==> flow/design.v <==
module alu (
    input  [18:0] a,
    input  [18:0] b,
    input  [4:0]  opcode,
    output reg [37:0] outau
);
always @(*) begin
    case (opcode)
        5'b00000: outau = {19'b0, a + b};         
        5'b00001: outau = {19'b0, a - b};         
        5'b00010: outau = a * b;                  
        5'b00011: outau = (b != 0) ? {19'b0, a / b} : 38'b0;  
        5'b00100: outau = {19'b0, a + 19'd1};     
        5'b00101: outau = {19'b0, a - 19'd1};     
        5'b00110: outau = {19'b0, a & b};         
        5'b00111: outau = {19'b0, a | b};         
        5'b01000: outau = {19'b0, a ^ b};         
        5'b01001: outau = {19'b0, ~a};            
        default : outau = 38'b0;                  
    endcase
end
endmodule
module program_counter (
    input clk,
    input rst,
    input pc_enable,
    input [1:0] pc_sel,            
    input [18:0] target_addr,      
    output reg [18:0] pc
);
always @(posedge clk or posedge rst) begin
    if (rst) begin
        pc <= 19'd0;
    end 
    else if (pc_enable) begin
        case (pc_sel)
            2'b00: pc <= pc + 1;         
            2'b01: pc <= target_addr;        
            2'b10: pc <= target_addr;        
            2'b11: pc <= target_addr;        
        endcase
    end
end
endmodule
module inst_reg (
    input clk,
    input load_IR,
    input [18:0] ins,               
    output reg [4:0] opcode,        
    output reg [3:0] rs1, rs2, rd,  
    output reg [13:0] addr_imm,     
    output reg [5:0] branch_offset  
);
    localparam OPC_ADD   = 5'd0,
               OPC_SUB   = 5'd1,
               OPC_MUL   = 5'd2,
               OPC_DIV   = 5'd3,
               OPC_INC   = 5'd4,
               OPC_DEC   = 5'd5,
               OPC_AND   = 5'd6,
               OPC_OR    = 5'd7,
               OPC_XOR   = 5'd8,
               OPC_NOT   = 5'd9,
               OPC_LD    = 5'd10,
               OPC_ST    = 5'd11,
               OPC_BEQ   = 5'd12,
               OPC_BNE   = 5'd13,
               OPC_JMP   = 5'd14,
               OPC_CALL  = 5'd15;
    always @(posedge clk) begin
        if (load_IR) begin
            opcode <= ins[18:14];
            rs1 <= 4'd0;
            rs2 <= 4'd0;
            rd <= 4'd0;
            addr_imm <= 14'd0;
            branch_offset <= 6'd0;
            case (ins[18:14])
                OPC_ADD, OPC_SUB, OPC_MUL, OPC_DIV,
                OPC_INC, OPC_DEC, OPC_AND, OPC_OR,
                OPC_XOR, OPC_NOT: begin
                    rs1 <= ins[13:10];
                    rs2 <= ins[9:6];
                    rd  <= ins[5:2];
                end
                OPC_LD, OPC_ST: begin
                    rs1 <= ins[13:10];             
                    rs2 <= ins[9:6];               
                    addr_imm <= {8'd0, ins[5:0]};  
                end
                OPC_BEQ, OPC_BNE: begin
                    rs1 <= ins[13:10];            
                    rs2 <= ins[9:6];              
                    branch_offset <= ins[5:0];    
                end
                OPC_JMP, OPC_CALL: begin
                    addr_imm <= ins[13:0];        
                end
                default: begin
                end
            endcase
        end
    end
endmodule
module reg_file (
    input clk,
    input rst,
    input reg_write,                  
    input [4:0] read_reg1,            
    input [4:0] read_reg2,            
    input [4:0] write_reg,            
    input [18:0] write_data,          
    output [18:0] read_data1,         
    output [18:0] read_data2          
);
    reg [18:0] registers [0:31];
    assign read_data1 = registers[read_reg1];
    assign read_data2 = registers[read_reg2];
    integer i;
    always @(posedge clk or posedge rst) begin
        if (rst) begin
            for (i = 0; i < 32; i = i + 1)
                registers[i] <= 19'd0;
        end else if (reg_write) begin
                        registers[write_reg] <= write_data;
        end
    end
endmodule
module control_unit (
    input clk, rst,
    input [4:0] opcode,                     	 
    input regs_equal,				 
    output reg mem_read,			 
    output reg mem_write,			 
    output reg reg_write,			 
    output reg load_IR,				 
    output reg pc_enable,			 
    output reg [4:0] ALU_op,			 
    output reg [1:0] pc_sel,			 
    output halted				 
);
    parameter FETCH = 3'b000, EXECUTE = 3'b001, MEMORY = 3'b010,
              WRITBK = 3'b011, CONTROL = 3'b100, HALT = 3'b101;
    reg [2:0] state, next_state;
    assign halted = (state == HALT);
    always @(posedge clk or posedge rst) begin
        if (rst)
            state <= FETCH;
        else
            state <= next_state;
    end
    always @(*) begin
        case (state)
            FETCH: next_state = EXECUTE;
            EXECUTE: begin
                case (opcode)
                    5'b01010, 5'b01011: next_state = MEMORY;   				 
                    5'b01100, 5'b01101, 5'b01110, 5'b01111: next_state = CONTROL;	 
                    5'b00000, 5'b00001, 5'b00010, 5'b00011, 5'b00100,
                    5'b00101, 5'b00110, 5'b00111, 5'b01000, 5'b01001: next_state = WRITBK;  
                    5'b11111: next_state = HALT;					 
                    default: next_state = FETCH;					 
                endcase
            end
            MEMORY: begin
                if (opcode == 5'b01010)
                    next_state = WRITBK;	  
                else
                    next_state = FETCH;  	 
            end
            WRITBK: next_state = FETCH;
            CONTROL: next_state = FETCH;
            HALT: next_state = HALT;
            default: next_state = FETCH;
        endcase
    end
    always @(*) begin
        mem_read = 0;
        mem_write = 0;
        reg_write = 0;
        load_IR = 0;
        pc_enable = 0;
        ALU_op = 5'b00000;
        pc_sel = 2'b00;
        case (state)
            FETCH: begin
                mem_read = 1;
                load_IR = 1;
                pc_enable = 1;
                pc_sel = 2'b00;
            end
            EXECUTE: begin
                ALU_op = opcode;
            end
            MEMORY: begin
                if (opcode == 5'b01010)
                    mem_read = 1;        
                else
                    mem_write = 1;       
            end
            WRITBK: begin
                ALU_op = opcode;
                if (opcode != 5'b01011)  
                    reg_write = 1;
            end
            CONTROL: begin
                case (opcode)
                    5'b01100: begin pc_enable = regs_equal;  pc_sel = 2'b01; end  
                    5'b01101: begin pc_enable = !regs_equal; pc_sel = 2'b01; end  
                    5'b01110, 5'b01111: begin pc_enable = 1; pc_sel = 2'b10; end  
                    default: ;
                endcase
            end
            default: ;
        endcase
    end
endmodule
module top_module (
    input clk,
    input rst,
    output [18:0] imem_addr,               
    input  [18:0] imem_rdata,              
    output [8:0]  dmem_addr,               
    input  [18:0] dmem_rdata,              
    output [18:0] dmem_wdata,              
    output        dmem_we,                 
    output        halt                     
);
    wire [4:0] opcode;
    wire [3:0] rs1, rs2, rd;
    wire [13:0] addr_imm;
    wire [5:0] branch_offset;
    wire [4:0] alu_opcode;
    wire [1:0] pc_sel;
    wire [18:0] reg_data1, reg_data2;
    wire [37:0] alu_result;
    wire mem_read, mem_write, reg_write, load_IR, pc_enable;
    wire [18:0] pc_value;
    wire [18:0] target_addr;
    reg [18:0] mem_read_data;
    always @(posedge clk) begin
        if (mem_read)
            mem_read_data <= dmem_rdata;
    end
    wire is_load = (opcode == 5'b01010);
    wire [3:0]  wb_reg  = is_load ? rs2 : rd;
    wire [18:0] wb_data = is_load ? mem_read_data : alu_result[18:0];
    wire [18:0] ea      = reg_data1 + {5'd0, addr_imm};
    assign imem_addr  = pc_value;
    assign dmem_addr  = ea[8:0];
    assign dmem_wdata = reg_data2;
    assign dmem_we    = mem_write;
    assign target_addr = (pc_sel == 2'b01) ? (pc_value + {{13{branch_offset[5]}}, branch_offset}) : {5'd0, addr_imm};
    program_counter PC (
        .clk(clk),
        .rst(rst),
        .pc_enable(pc_enable),
        .pc_sel(pc_sel),
        .target_addr(target_addr),
        .pc(pc_value)
    );
    inst_reg IR (
        .clk(clk),
        .load_IR(load_IR),
        .ins(imem_rdata),
        .opcode(opcode),
        .rs1(rs1),
        .rs2(rs2),
        .rd(rd),
        .addr_imm(addr_imm),
        .branch_offset(branch_offset)
    );
    control_unit CU (
        .clk(clk),
        .rst(rst),
        .opcode(opcode),
        .regs_equal(reg_data1 == reg_data2),
        .mem_read(mem_read),
        .mem_write(mem_write),
        .reg_write(reg_write),
        .load_IR(load_IR),
        .pc_enable(pc_enable),
        .ALU_op(alu_opcode),
        .pc_sel(pc_sel),
        .halted(halt)
    );
    reg_file RF (
        .clk(clk),
        .rst(rst),
        .reg_write(reg_write),
        .read_reg1({1'b0, rs1}),
        .read_reg2({1'b0, rs2}),
        .write_reg({1'b0, wb_reg}),
        .write_data(wb_data),
        .read_data1(reg_data1),
        .read_data2(reg_data2)
    );
    alu ALU (
        .a(reg_data1),
        .b(reg_data2),
        .opcode(alu_opcode),
        .outau(alu_result)
    );
endmodule
# Tool chain data of top_module

Tool output for the design above, in the order of the flow.
Lines are those of the file above, counted from 1.
Operators carry their Yosys type and port widths (W data, S select, Z words).
The mark n/a stands for no value.

Top module: top_module
Clock input: clk
Cell library: sky130hd
Timing corner: tt_025C_1v80

# Elaborated design

Source: Yosys, flattened and elaborated. Widths are those after wreduce. Print and check cells do not count. Equal cells are merged and count once.
Memory sizes are those after Yosys's memory passes, which may raise the word count (mostly to a power of two), join words into wider ones and drop unused or constant bits.

Flip-flop bits (word level): 382
ROM bits: 96
Word width x clocked read ports: 3
Memories kept: 1
Input port bits: 40
Output and inout port bits: 49
Word-level cells: 181

Add/sub/neg operators: 7
Multiply operators: 1
Div/mod/pow operators: 1
Eq/ne operators: 84
Multiplexer cells: 24
Bitwise operators: 4
Reductions and logical operators: 34

Memories:

| name            | depth | width | rd ports | write ports | RTL line | text |
| (no name shown) | 32    | 3     | 1        | 0           | 156      | `case (opcode)` |

Operator list:

| cell                    | count |
| $pmux W19 S16           | 2 |
| $div A19 B19 Y19        | 1 |
| $mul A19 B19 Y19        | 1 |
| $pmux W19 S10           | 1 |
| $eq A4 B4 Y1 const B    | 24 |
| $eq A5 B4 Y1 const B    | 15 |
| $mux W19                | 3 |
| $eq A4 B3 Y1 const B    | 12 |
| $eq A5 B3 Y1 const B    | 8 |
| $add A19 B1 Y19 const B | 2 |
| $add A19 B19 Y19        | 2 |
| $pmux W19 S2            | 1 |
| $reduce_and A2 Y1       | 16 |
| $pmux W14 S2            | 1 |
| $logic_not A5 Y1        | 5 |
| $eq A4 B2 Y1 const B    | 6 |
| $eq A5 B2 Y1 const B    | 4 |
| $sub A19 B1 Y19 const B | 1 |
| $sub A19 B19 Y19        | 1 |
| $eq A19 B19 Y1          | 1 |
| $and A19 B19 Y19        | 1 |
| $or A19 B19 Y19         | 1 |
| $xor A19 B19 Y19        | 1 |
| $not A19 Y19            | 1 |
| $reduce_bool A19 Y1     | 1 |
| $reduce_or A14 Y1       | 1 |
| $reduce_or A2 Y1        | 6 |
| $eq A4 B1 Y1 const B    | 3 |

Not listed: further kinds 21, cells in them 33.

# Depth

Depth = most cells in a row (Yosys ltp): at word level without a register or memory, in the mapped netlist without a sequential cell, where the memories' decode and read muxes count.

Word-level depth: 7
ABC_AREA: 0
Depth in mapped cells: 216
Depth with buffers taken out: 198

# Mapped cells and area

Source: synth_stat.txt of the flow (Yosys; design flattened, memories mapped). It holds for the ABC_AREA given above (unset counts as 0); a run with the other value may have another netlist.

Standard cells after synthesis: 4796
Cell area after synthesis: 39684.3 um^2
Flip-flop cells: 385
Buffer cells: 273

Cell types:

| type                      | count | area in all (um^2) |
| sky130_fd_sc_hd__dfrtp_1  | 326   | 8.16E+03 |
| sky130_fd_sc_hd__ha_1     | 358   | 4.48E+03 |
| sky130_fd_sc_hd__fa_1     | 127   | 2.54E+03 |
| sky130_fd_sc_hd__a21oi_1  | 383   | 1.92E+03 |
| sky130_fd_sc_hd__nand2_1  | 462   | 1.73E+03 |
| sky130_fd_sc_hd__o21ai_0  | 344   | 1.72E+03 |
| sky130_fd_sc_hd__edfxtp_1 | 56    | 1.68E+03 |
| sky130_fd_sc_hd__nor2_1   | 445   | 1.67E+03 |
| sky130_fd_sc_hd__inv_1    | 297   | 1.11E+03 |
| sky130_fd_sc_hd__mux2_2   | 96    | 1.08E+03 |
| sky130_fd_sc_hd__xnor2_1  | 111   | 972.182 |
| sky130_fd_sc_hd__mux2i_1  | 73    | 730.701 |
| sky130_fd_sc_hd__o21a_1   | 88    | 660.634 |
| sky130_fd_sc_hd__nor3_1   | 125   | 625.6 |
| sky130_fd_sc_hd__clkbuf_1 | 163   | 611.837 |
| sky130_fd_sc_hd__xor2_1   | 65    | 569.296 |
| sky130_fd_sc_hd__a22oi_1  | 70    | 525.504 |
| sky130_fd_sc_hd__a21o_1   | 65    | 487.968 |

Other cell types: 93; their cells: 1142.
By module: a second synthesis without flattening, with its own total; a netlist apart from the flattened one above.

Cell total of the unflattened synthesis: 6372
Area (unflattened synthesis): 60255.3 um^2

Rows give one instance, submodules left out.

By module:

| module          | times used | cells | area (um^2) | seq. area (um^2) |
| reg_file        | 1          | 2680  | 31043.5     | 15214.6 |
| alu             | 1          | 3141  | 23680.2     | 0.0 |
| top_module      | 1          | 279   | 2539.9      | 570.5 |
| inst_reg        | 1          | 74    | 1380.1      | 1111.1 |
| program_counter | 1          | 154   | 1267.5      | 475.5 |
| control_unit    | 1          | 44    | 344.1       | 75.1 |

# Worst setup path after synthesis

Path of least setup slack by OpenSTA after synthesis, without wires, with an ideal clock, recovery checks aside; 20% of the period is set as input and as output delay. Where synthesis merged equal registers, the netlist keeps one of their names.

Kind: reg-to-reg
From: register IR.rs2[0]
To: register RF.registers[9][0]
Period: 38.5 ns
Setup time: 0.136 ns
Time at the first pin: 0.000 ns
Arrival time: 41.695 ns
Path slack: -3.331 ns
Path delay: 41.831 ns
Driving pins on the path: 198
Buffers on the path: 20
Period reached after synthesis: 41.831 ns

"path delay" is the arrival time less input delay plus setup time.
"driving pins on the path": output pins that drive a net of the path, with the launching flip-flop's if there is one; two outputs of one cell count as two.
"period reached after synthesis" is the clock period less the worst setup slack; recovery checks do not enter. This is arithmetic on one report: input and output delays are still those of the set period (20% each).
The rows between start and end are the longest chain of elaborated cells between them; the timing report does not say that the signal goes this way. Where chains are equally long, one stands for them.
A line is the first line of the expression or statement that the cell stems from. Yosys adds cells for indexed reads and writes and turns some case tables into memories.
A register here has more assigning lines than the two given.

Path through: sky130_fd_sc_hd__edfxtp_1 > sky130_fd_sc_hd__buf_4 > sky130_fd_sc_hd__buf_6 > sky130_fd_sc_hd__buf_4 > sky130_fd_sc_hd__buf_4 > sky130_fd_sc_hd__buf_2 > sky130_fd_sc_hd__buf_2 > sky130_fd_sc_hd__mux2_2 > sky130_fd_sc_hd__nand2_1 > sky130_fd_sc_hd__o21ai_0 > sky130_fd_sc_hd__o32ai_1 > sky130_fd_sc_hd__clkbuf_1 > sky130_fd_sc_hd__ha_1 > sky130_fd_sc_hd__nor2_1 > sky130_fd_sc_hd__nor3_1 > sky130_fd_sc_hd__nand3_1 > sky130_fd_sc_hd__nor3_1 > sky130_fd_sc_hd__or2_2 > (+162 left out) > sky130_fd_sc_hd__o21ai_1 > sky130_fd_sc_hd__clkbuf_1 > sky130_fd_sc_hd__mux2_2 > sky130_fd_sc_hd__ha_1 > sky130_fd_sc_hd__o21a_1 > sky130_fd_sc_hd__o21a_1 > sky130_fd_sc_hd__o21a_1 > sky130_fd_sc_hd__o21ai_0 > sky130_fd_sc_hd__nand2b_1 > sky130_fd_sc_hd__a21oi_1 > sky130_fd_sc_hd__o21a_1 > sky130_fd_sc_hd__o21ai_0 > sky130_fd_sc_hd__a2111oi_0 > sky130_fd_sc_hd__o21a_1 > sky130_fd_sc_hd__o221ai_1 > sky130_fd_sc_hd__a22oi_1 > sky130_fd_sc_hd__buf_2 > sky130_fd_sc_hd__o21ai_0
Cells in the longest elaborated chain: 6

RTL lines, path after synthesis:

| element            | RTL line | text |
| start: declaration | 50       | `output reg [3:0] rs1, rs2, rd,` |
| start: assignment  | 83       | `rs2 <= ins[9:6];` |
| start: assignment  | 88       | `rs2 <= ins[9:6];` |
| $eq A4 B4 Y1       | 118      | `assign read_data2 = registers[read_reg2];` |
| $pmux W19 S16      | 118      |  |
| $div A19 B19 Y19   | 12       | `5'b00011: outau = (b != 0) ? {19'b0, a / b} : 38'b0;` |
| $mux W19           | 12       |  |
| $pmux W19 S10      | 8        | `case (opcode)` |
| $mux W19           | 247      | `wire [18:0] wb_data = is_load ? mem_read_data : alu_result[18:0];` |
| end: assignment    | 123      | `registers[i] <= 19'd0;` |
| end: assignment    | 125      | `registers[write_reg] <= write_data;` |
| end: declaration   | 116      | `reg [18:0] registers [0:31];` |

# Timing after layout

Path of least setup slack in the final report of flow run 1 (OpenROAD, finished layout, wires in). Where an end is a register, its clock arrival counts in the times.

Kind: reg-to-reg
From: register IR.rs1[1]
To: register RF.registers[14][0]
Period: 60.5 ns
Setup time: 0.14 ns
Time at the first pin: 0.62 ns
Arrival time: 57.11 ns
Path slack: 3.87 ns
Driving pins on the path: 201
Buffers on the path: 21

The rows between start and end are the longest chain of elaborated cells between them; the timing report does not say that the signal goes this way. Where chains are equally long, one stands for them.
A register here has more assigning lines than the two given.

Path through: sky130_fd_sc_hd__edfxtp_1 > sky130_fd_sc_hd__buf_2 > sky130_fd_sc_hd__buf_2 > sky130_fd_sc_hd__buf_2 > sky130_fd_sc_hd__buf_2 > sky130_fd_sc_hd__buf_2 > sky130_fd_sc_hd__clkbuf_1 > sky130_fd_sc_hd__o21ai_0 > sky130_fd_sc_hd__o32a_1 > sky130_fd_sc_hd__ha_1 > sky130_fd_sc_hd__nor2_1 > sky130_fd_sc_hd__nor3_1 > sky130_fd_sc_hd__nand3_1 > sky130_fd_sc_hd__nor3_1 > sky130_fd_sc_hd__or2_2 > sky130_fd_sc_hd__ha_1 > sky130_fd_sc_hd__o21a_1 > sky130_fd_sc_hd__nor2_1 > (+165 left out) > sky130_fd_sc_hd__o21ai_2 > sky130_fd_sc_hd__clkbuf_1 > sky130_fd_sc_hd__mux2_2 > sky130_fd_sc_hd__ha_1 > sky130_fd_sc_hd__o21a_1 > sky130_fd_sc_hd__o21a_1 > sky130_fd_sc_hd__o21a_1 > sky130_fd_sc_hd__o21ai_0 > sky130_fd_sc_hd__nand2b_1 > sky130_fd_sc_hd__a21oi_1 > sky130_fd_sc_hd__o21a_1 > sky130_fd_sc_hd__o21ai_0 > sky130_fd_sc_hd__a2111oi_0 > sky130_fd_sc_hd__o21a_1 > sky130_fd_sc_hd__o221ai_1 > sky130_fd_sc_hd__a22oi_1 > sky130_fd_sc_hd__buf_2 > sky130_fd_sc_hd__o21ai_0
Cells in the longest elaborated chain: 6

RTL lines, path after layout:

| element            | RTL line | text |
| start: declaration | 50       | `output reg [3:0] rs1, rs2, rd,` |
| start: assignment  | 82       | `rs1 <= ins[13:10];` |
| start: assignment  | 87       | `rs1 <= ins[13:10];` |
| $eq A4 B4 Y1       | 117      | `assign read_data1 = registers[read_reg1];` |
| $pmux W19 S16      | 117      |  |
| $div A19 B19 Y19   | 12       | `5'b00011: outau = (b != 0) ? {19'b0, a / b} : 38'b0;` |
| $mux W19           | 12       |  |
| $pmux W19 S10      | 8        | `case (opcode)` |
| $mux W19           | 247      | `wire [18:0] wb_data = is_load ? mem_read_data : alu_result[18:0];` |
| end: assignment    | 123      | `registers[i] <= 19'd0;` |
| end: assignment    | 125      | `registers[write_reg] <= write_data;` |
| end: declaration   | 116      | `reg [18:0] registers [0:31];` |

--- measured runs ---
Record of 5 stored runs of the RTL-to-layout flow on top_module, platform sky130hd. The runs are unordered. Constraints: input delay and output delay 20% of the set period each, output load 0.01 pF.
"achieved clock period": clock period set for the run, less the worst setup slack. It is reckoned from that one timing run; input and output delays stay at 20% of the period that was set.
"allowed time less slack (worst setup path)" means the part of the period allowed to the worst setup path (the constraints hold back 20% at inputs and 20% at outputs) less its slack; where the path has registers, the arrival times of their clocks count too.
Settings: . = not set for that run.
A result given as . is not shown for that run.

| setting or result                               | flow run 1 | flow run 2 | flow run 3 | flow run 4 | flow run 5 |
| ABC_AREA                                        | 0          | .          | 1          | 1          | 0          |
| CELL_PAD_IN_SITES_DETAIL_PLACEMENT              | 0          | .          | .          | .          | 2          |
| CORE_ASPECT_RATIO                               | 0.81       | .          | 1.93       | .          | 0.81       |
| CORE_UTILIZATION                                | 17         | 40         | 72         | 40         | 17         |
| CTS_CLUSTER_SIZE                                | 96         | .          | 96         | 96         | .          |
| GPL_ROUTABILITY_DRIVEN                          | 1          | .          | 0          | 0          | 0          |
| GPL_TIMING_DRIVEN                               | 0          | .          | 1          | .          | .          |
| MAX_ROUTING_LAYER                               | met4       | .          | met4       | .          | met4       |
| PLACE_DENSITY_LB_ADDON                          | 0.27       | .          | .          | .          | 0.27       |
| SLEW_MARGIN                                     | 35         | 20         | 35         | 35         | 20         |
| period_ns                                       | 60.5       | 45.3       | 58.2       | 39.2       | 60.5       |
| CAP_MARGIN                                      | 20         | 20         | 20         | 20         | 20         |
| CORE_MARGIN                                     | 2          | 2          | 7          | 2          | 2          |
| CELL_PAD_IN_SITES_GLOBAL_PLACEMENT              | .          | .          | 2          | 2          | .          |
| CTS_CLUSTER_DIAMETER                            | .          | .          | 137        | .          | .          |
| MIN_ROUTING_LAYER                               | .          | .          | met2       | .          | .          |
| SETUP_SLACK_MARGIN                              | .          | .          | 1.32       | 1.32       | 5.0        |
| TNS_END_PERCENT                                 | .          | .          | 55         | .          | .          |
| achieved clock period (ns)                      | 56.631     | 42.256     | .          | 36.066     | 52.211     |
| summed negative setup slack (ns)                | 0.000      | 0.000      | .          | 0.000      | 0.000      |
| area inside the die boundary (um^2)             | 237340.0   | 101745.0   | .          | 101216.0   | 237340.0   |
| worst hold slack after layout (ns)              | 0.440      | 0.433      | .          | 0.454      | 0.448      |
| standard-cell area after routing (um^2)         | 47345.4    | 44360.0    | .          | 48360.1    | 46188.0    |
| post-route utilization (%)                      | 20.4       | 45.1       | .          | 49.3       | 19.9       |
| allowed time less slack (worst setup path) (ns) | 56.63      | 42.26      | .          | 36.07      | 52.21      |
| worst setup path kind                           | reg-to-reg | reg-to-reg | .          | reg-to-reg | reg-to-reg |
| chip area in the Yosys report (um^2)            | 39684.3    | 39684.3    | .          | 39475.4    | 39684.3    |
| worst slack on setup checks (ns)                | 3.869      | 3.044      | .          | 3.134      | 8.289      |

Flow run 3: did not finish, placement stopped with GPL-0301
--- end ---
